==> flow/design.v <==
`timescale 1ns / 1ps 
`timescale 1ns / 1ps
 `timescale 1ns / 1ps 
module muldiv#(parameter XLEN = 32)
(
    input                   clk_i,
    input                   rst_i,
    input  [XLEN-1 : 0]     a_i,
    input  [XLEN-1 : 0]     b_i,
    input                   req_i,
    input  [ 2 : 0]         operation_sel_i,
    output reg [XLEN-1 : 0] muldiv_result_o,
    output reg              ready_o
);
function [XLEN-1 : 0] abs;
    input [XLEN-1 : 0] num;
    abs = num[XLEN-1] ? -num : num;
endfunction
wire operation_mul, operation_mulh, operation_mulhsu, operation_mulhu,
     operation_div, operation_divu, operation_rem, operation_remu;
assign operation_mul = (operation_sel_i == 3'b000);
assign operation_mulh = (operation_sel_i == 3'b001);
assign operation_mulhsu = (operation_sel_i == 3'b010);
assign operation_mulhu = (operation_sel_i == 3'b011);
assign operation_div = (operation_sel_i == 3'b100);
assign operation_divu = (operation_sel_i == 3'b101);
assign operation_rem = (operation_sel_i == 3'b110);
assign operation_remu = (operation_sel_i == 3'b111);
wire is_divider, is_a_zero, is_b_zero,
     is_a_neg, is_b_neg, signed_adjust, mul_overflow;
assign is_divider = operation_sel_i[2];
assign is_a_zero = (a_i == 32'b0);
assign is_b_zero = (b_i == 32'b0);
assign is_a_neg  = a_i[31] & (operation_mulh | operation_mulhsu | operation_div | operation_rem);
assign is_b_neg  = b_i[31] & (operation_mulh | operation_div | operation_rem);
assign signed_adjust = is_a_neg ^ is_b_neg;
assign mul_overflow   = (is_a_neg & (a_i[30: 0] == 31'b0));
wire [XLEN-1 : 0] op_a, op_b;
assign op_a = ( | is_a_neg)? abs(a_i) : a_i;
assign op_b = ( | is_b_neg)? abs(b_i) : b_i;
wire              is_calc_done;
reg  [XLEN-1 : 0] reg32;
reg  [XLEN*2 : 0] result;        
reg  [ 5 : 0]     cnt;
reg  [XLEN-1 : 0]   op_a_r, op_b_r;
reg  [XLEN*2-1 : 0] fast_result, mul0, mul1;
reg  [ 1 : 0]       fast_mul_counter;
assign is_calc_done = !(operation_mul | operation_mulh | operation_mulhsu |
                        operation_mulhu)? ~|cnt : & fast_mul_counter;
wire [XLEN-1 : 0] mull, mulh, quotient, remainder;
assign mull = result[31 : 0];
assign mulh = result[63 : 32];
assign quotient = result[31 : 0];
assign remainder = result[64 : 33];
localparam S_IDLE        = 3'b000,
           S_CALC        = 3'b001,
           S_SIGN_ADJUST = 3'b010,
           S_DONE        = 3'b011,
           S_STALL       = 3'b100;
reg [2 : 0] S, S_nxt;
always @(posedge clk_i)
begin
    if (rst_i)
        S <= S_IDLE;
    else
        S <= S_nxt;
end
always @(*)
begin
    case (S)
        S_IDLE:
            S_nxt = (req_i)? (is_a_zero | is_b_zero)? S_DONE : S_CALC : S_IDLE;
        S_CALC:
            S_nxt = (is_calc_done)? S_SIGN_ADJUST : S_CALC;
        S_SIGN_ADJUST:
            S_nxt = S_DONE;
        S_DONE:
            S_nxt = S_IDLE;
        default:
            S_nxt = S_IDLE;
    endcase
end
wire mul_add = result[0];
wire div_sub = (result[63: 32] >= reg32);
wire [32 : 0] adder_opa, adder_opb;
assign adder_opa = is_divider ? -reg32 : reg32;
assign adder_opb = result[63: 32];
wire [32 : 0] adder_tmp = adder_opa + adder_opb;
wire [64 : 0] result_tmp = {adder_tmp, result[31: 0]};
always @(posedge clk_i)
begin
    if (rst_i || ((S == S_IDLE) & req_i)) begin
        fast_result <= 32'b0;
        fast_mul_counter <= 2'b0; 
    end
    else begin
        op_a_r <= op_a;
        op_b_r <= op_b;
        mul0 <= op_a_r * op_b_r;
        mul1 <= mul0;
        fast_result <= mul1;
        fast_mul_counter <= (& fast_mul_counter)? fast_mul_counter : fast_mul_counter + 1;
    end
end
always @(posedge clk_i)
begin
    if ( (S == S_IDLE) & req_i)
    begin
        if (is_divider)
        begin                        
            if (is_b_zero)
            begin                    
                result[64: 33] <= a_i;
                result[32]  <= 1'b0;
                result[31: 0] <= {32{1'b1}};
            end
            else
            begin
                cnt <= 'd32;
                reg32 <= op_b;
                result <= {1'b0, 32'b0, op_a};   
            end
        end
        else
        begin                        
            if (is_a_zero | is_b_zero)
            begin
                result <= 65'b0;
            end
            else
            begin
                cnt <= 'd31;
                reg32 <= op_a;
                result <= {1'b0, 32'b0, op_b};   
            end
        end
    end
    else if (S == S_CALC)
    begin
        cnt <= cnt - 'd1;
        if (is_divider)
        begin
            result <= (div_sub)? {result_tmp[63 : 0], 1'b1} : {result[63 : 0], 1'b0};
        end
        else
        begin
            result <= (mul_add)? {1'b0, result_tmp[64 : 1]} : {1'b0, result[64 : 1]};
        end
    end
    else if (S == S_SIGN_ADJUST)
    begin
        if (is_divider)
        begin
            result[64: 33] <= (is_a_neg)? -remainder : remainder;
            result[31: 0] <= (signed_adjust)? -quotient : quotient;
        end
        else
        begin
            result <= (operation_mulh | operation_mulhu)? (signed_adjust)? -fast_result : fast_result
                    : (operation_mulhsu)? (is_a_neg)? -fast_result : fast_result : fast_result;
        end
    end
end
always @(posedge clk_i)
begin
    if (S == S_DONE || S == S_STALL)
        ready_o <= 1;
    else
        ready_o <= 0;
end
always @(posedge clk_i)
begin
    if (S == S_DONE)
        muldiv_result_o <= ( {32{operation_mul}} & mull)
                      | ( {32{operation_mulh | operation_mulhsu | operation_mulhu}} & mulh)
                      | ( {32{operation_div | operation_divu}} & quotient)
                      | ( {32{operation_rem | operation_remu}} & remainder)
                      ;
    else
        muldiv_result_o <= muldiv_result_o;
end
endmodule
# == Tool chain data of muldiv ==
# Tool output for the design above, in the order of the flow.
# Lines are those of the file above, counted from 1.
# Operators carry their Yosys type and port widths (W data, S select, Z words).
# Library cell names are shortened.
# The mark - stands for no value.
# setup
top_module,muldiv
clk_port,clk_i
cell_library,sky130hd
lib_corner,tt_025C_1v80

# == After elaboration ==
# Source: Yosys, flattened and elaborated, memories not mapped. Widths are those after wreduce. Registers that Yosys merges into a memory's read port (data or address) are not register bits. Print and check cells do not count. Equal cells are merged and count once.
# bits
ff_bits,397
latchBits,0
ram_bits,0
romBits,0
clocked_rd_ports_x_width,0
memories,0
in_bits,70
out_inout_bits,33
elab_cells,130
# op_classes
add_sub_neg,9
mul,1
n_div,0
compare,1
n_eq,18
shifts,0
mux,46
bitwise,24
reduce_logical,17
# ops
operator,n
$mul A32 B32 Y64,1
$mux W32,24
$mux W65,5
$and A32 B32 Y32,4
$neg A32 Y32,4
$or A32 B32 Y32,3
$neg A64 Y65,1
$logic_not A32 Y1,2
$mux W64,1
$neg A32 Y33,1
$add A33 B32 Y33,1
$mux W33,1
$ge A32 B32 Y1,1
$mux W6,5
$eq A3 B3 Y1 const B,5
$or A1 B1 Y1,13
$eq A3 B2 Y1 const B,4
$reduce_and A2 Y1,4
$ne A4 B1 Y1 const B,2
$eq A3 B1 Y1 const B,2
$ne A3 B3 Y1 const B,2
$logic_not A3 Y1,2
$reduce_and A3 Y1,2
$sub A6 B1 Y6 const B,1
$reduce_or A6 Y1,1
$pmux W2 S3,1
$mux W2,3
$mux W1,6
# Not listed: further kinds 9, cells in them 14.

# == Longest topological paths ==
# Longest topological path by Yosys (ltp), each cell counted once; first at word level (registers and memories cut), then after technology mapping (sequential cells cut; the memories' decode and read muxes count).
# logic_depth
ltp_word,12
ABC_AREA,0
mapped_depth,30
depth_no_buf,28

# == Netlist ==
# Yosys stat after the flow's synthesis: flattened, memories mapped to cells. It holds for the ABC_AREA given above (unset counts as 0); a run with the other value may have another netlist.
# Totals and module areas in this step are rounded.
# synth_totals
cell_count,6006
mapped_area_um2,56000
seqArea_um2,11000
ffs,398
n_buf,366
# by_type
type,n,type_area_um2
fa_1,897,1.8E+04
edfxtp_1,326,9.79E+03
ha_1,336,4.2E+03
and2_1,648,4.05E+03
inv_1,960,3.6E+03
nand2_1,680,2.55E+03
xnor2_1,175,1532.72
dfxtp_1,72,1.44E+03
a21oi_1,257,1.29E+03
clkbuf_1,337,1.26E+03
xor2_1,116,1.02E+03
o21ai_0,187,935.898
nor2_1,238,893.357
mux2i_1,71,710.682
a21o_1,59,442.925
nor3_1,63,315.302
mux4_2,12,270.259
o31ai_1,36,270.259
# Not listed: further types 63, cells in them 536.

# == Path before layout ==
# Source: OpenSTA report_checks on the synthesized netlist (no wires, ideal clock, input and output delay 20% of the period each), path of least setup slack; recovery checks are left aside. Register names are those of the netlist, which keeps one name where synthesis merged equal registers.
# synth_timing
path_kind,input to register
startpoint,input req_i
endpoint,register mul0[0]
clock_period_ns,8.5
in_delay_ns,1.700
setup_time_ns,0.628
launch_ns,1.700
arrival_time_ns,7.398
t_required_ns,7.872
slack_ns,0.473
path_delay_ns,6.326
driving_pins,4
n_path_buf,2
period_less_setup_slack_ns,8.027
# "path_delay_ns" is the arrival time less input delay plus setup time.
# "driving_pins" counts driving pins, that of a launching flip-flop among them; a cell with two outputs on the path counts twice.
# "period_less_setup_slack_ns" is the clock period less the worst setup slack; recovery checks do not enter. This is arithmetic on one report: input and output delays are still those of the set period (20% each).
# Between the ends stands the longest chain of elaborated cells between them, by number of cells; it is not shown to be the way that was timed. Of several equally long chains one is given.
# A line is the first line of the expression or statement that the cell stems from. Yosys adds cells for indexed reads and writes and turns some case tables into memories.
# synth_between
path_cell_list,and2_1 > clkbuf_1 > nor2_1 > clkbuf_1
elab_chain_cells,2
cone_cells,2
classes_between,logic: 1; reduce/logical: 1
# synth_lines
item,line_no,source
from (decl),10,"input                   req_i,"
$and A1 B1 Y1,92,if (rst_i || ((S == S_IDLE) & req_i)) begin
$logic_or A1 B1 Y1,92,
to (assign),99,mul0 <= op_a_r * op_b_r;
to (decl),46,"reg  [XLEN*2-1 : 0] fast_result, mul0, mul1;"

# == Timing after layout ==
# Path of least setup slack in the final report of record 2 (OpenROAD, finished layout, wires in). Where an end is a register, its clock arrival counts in the times.
# layout_timing
path_kind,register to register
startpoint,register op_a_r[20]
endpoint,register mul0[63]
clock_period_ns,10.8
setup_time_ns,0.25
launch_ns,0.61
arrival_time_ns,9.05
t_required_ns,11.16
slack_ns,2.11
driving_pins,28
n_path_buf,3
# Between the ends stands the longest chain of elaborated cells between them, by number of cells; it is not shown to be the way that was timed. Of several equally long chains one is given.
# layout_between
path_cell_list,edfxtp_1 > buf_12 > buf_6 > and2_1 > fa_1 > inv_1 > fa_1 > fa_1 > fa_1 > inv_1 > fa_1 > fa_1 > fa_1 > inv_1 > fa_1 > inv_1 > ha_4 > nand4_1 > buf_4 > nor3_1 > a22oi_2 > o2111a_1 > o21a_1 > o21ai_4 > a311o_1 > a31oi_4 > o21ai_2 > xnor2_1
elab_chain_cells,1
cone_cells,1
cone_lines,1
classes_between,mul: 1
# layout_lines
item,line_no,source
from (decl),45,"reg  [XLEN-1 : 0]   op_a_r, op_b_r;"
from (assign),97,op_a_r <= op_a;
$mul A32 B32 Y64,99,mul0 <= op_a_r * op_b_r;
to (assign),99,
to (decl),46,"reg  [XLEN*2-1 : 0] fast_result, mul0, mul1;"

==> runs of muldiv <==
Record of 2 stored runs of the RTL-to-layout flow on muldiv, platform sky130hd. The runs are unordered. Constraints: input delay and output delay 20% of the set period each, output load 0.01 pF.
"achieved_period_ns" means the clock period less the worst setup slack. The figure is calculated, with input and output delays left at 20% of the set period.
"critical_path_time_ns" = time allowed to the worst setup path (clock period - input delay - output delay, where it has them) - its slack; a late launch clock adds to it, a late capture clock takes from it.
Results are given in rounded form.

Record 1, flow files:
==> flow/run.sh <==
#!/bin/bash
# the make line also repeats the synthesis and layout settings of config.mk as NAME=value (left out here)
make -C /OpenROAD-flow-scripts/flow DESIGN_CONFIG=/design/flow/config.mk WORK_HOME=/design/flow/orfs CLKGATE_MAP_FILE= finish
==> flow/config.mk <==
export PLATFORM = sky130hd
export DESIGN_NAME = muldiv
export DESIGN_NICKNAME = muldiv
export VERILOG_FILES = /design/flow/design.v
export SDC_FILE = /design/flow/constraint.sdc
export NUM_CORES = 4
export LEC_CHECK = 0
export ABC_AREA = 1
export CAP_MARGIN = 20
export CELL_PAD_IN_SITES_DETAIL_PLACEMENT = 2
export CELL_PAD_IN_SITES_GLOBAL_PLACEMENT = 0
export CORE_ASPECT_RATIO = 1.04
export CORE_MARGIN = 2
export CORE_UTILIZATION = 63
export GPL_TIMING_DRIVEN = 1
export MAX_ROUTING_LAYER = met4
export MIN_ROUTING_LAYER = met2
export PLACE_DENSITY = 0.58
export SETUP_SLACK_MARGIN = -0.62
export SLEW_MARGIN = 20
==> flow/constraint.sdc <==
create_clock -name core_clock -period 9.54 [get_ports {clk_i}]
set_input_delay 1.9080 -clock core_clock [delete_from_list [all_inputs] [get_ports {clk_i}]]
set_output_delay 1.9080 -clock core_clock [all_outputs]
set_load 0.01 [all_outputs]

Record 1: unfinished; error DPL-0033 in placement

Record 2, flow files:
==> flow/run.sh <==
#!/bin/bash
# the make line also repeats the synthesis and layout settings of config.mk as NAME=value (left out here)
make -C /OpenROAD-flow-scripts/flow DESIGN_CONFIG=/design/flow/config.mk WORK_HOME=/design/flow/orfs CLKGATE_MAP_FILE= finish
==> flow/config.mk <==
export PLATFORM = sky130hd
export DESIGN_NAME = muldiv
export DESIGN_NICKNAME = muldiv
export VERILOG_FILES = /design/flow/design.v
export SDC_FILE = /design/flow/constraint.sdc
export NUM_CORES = 4
export LEC_CHECK = 0
export CAP_MARGIN = 20
export CELL_PAD_IN_SITES_DETAIL_PLACEMENT = 1
export CORE_MARGIN = 8
export CORE_UTILIZATION = 61
export CTS_CLUSTER_SIZE = 96
export GPL_ROUTABILITY_DRIVEN = 1
export HOLD_SLACK_MARGIN = 0.06
export SETUP_SLACK_MARGIN = 3.07
export SLEW_MARGIN = 20
==> flow/constraint.sdc <==
create_clock -name core_clock -period 10.8 [get_ports {clk_i}]
set_input_delay 2.1600 -clock core_clock [delete_from_list [all_inputs] [get_ports {clk_i}]]
set_output_delay 2.1600 -clock core_clock [all_outputs]
set_load 0.01 [all_outputs]

==> results of record 2, as CSV <==
result,value
dieArea_um2,100000
final_stdcell_area_um2,63000
yosys.chip_area_um2,56000
setup_ws_ns,2.1
critical_path_time_ns,8.69
worstPathKind,"register to register"
achieved_period_ns,8.688
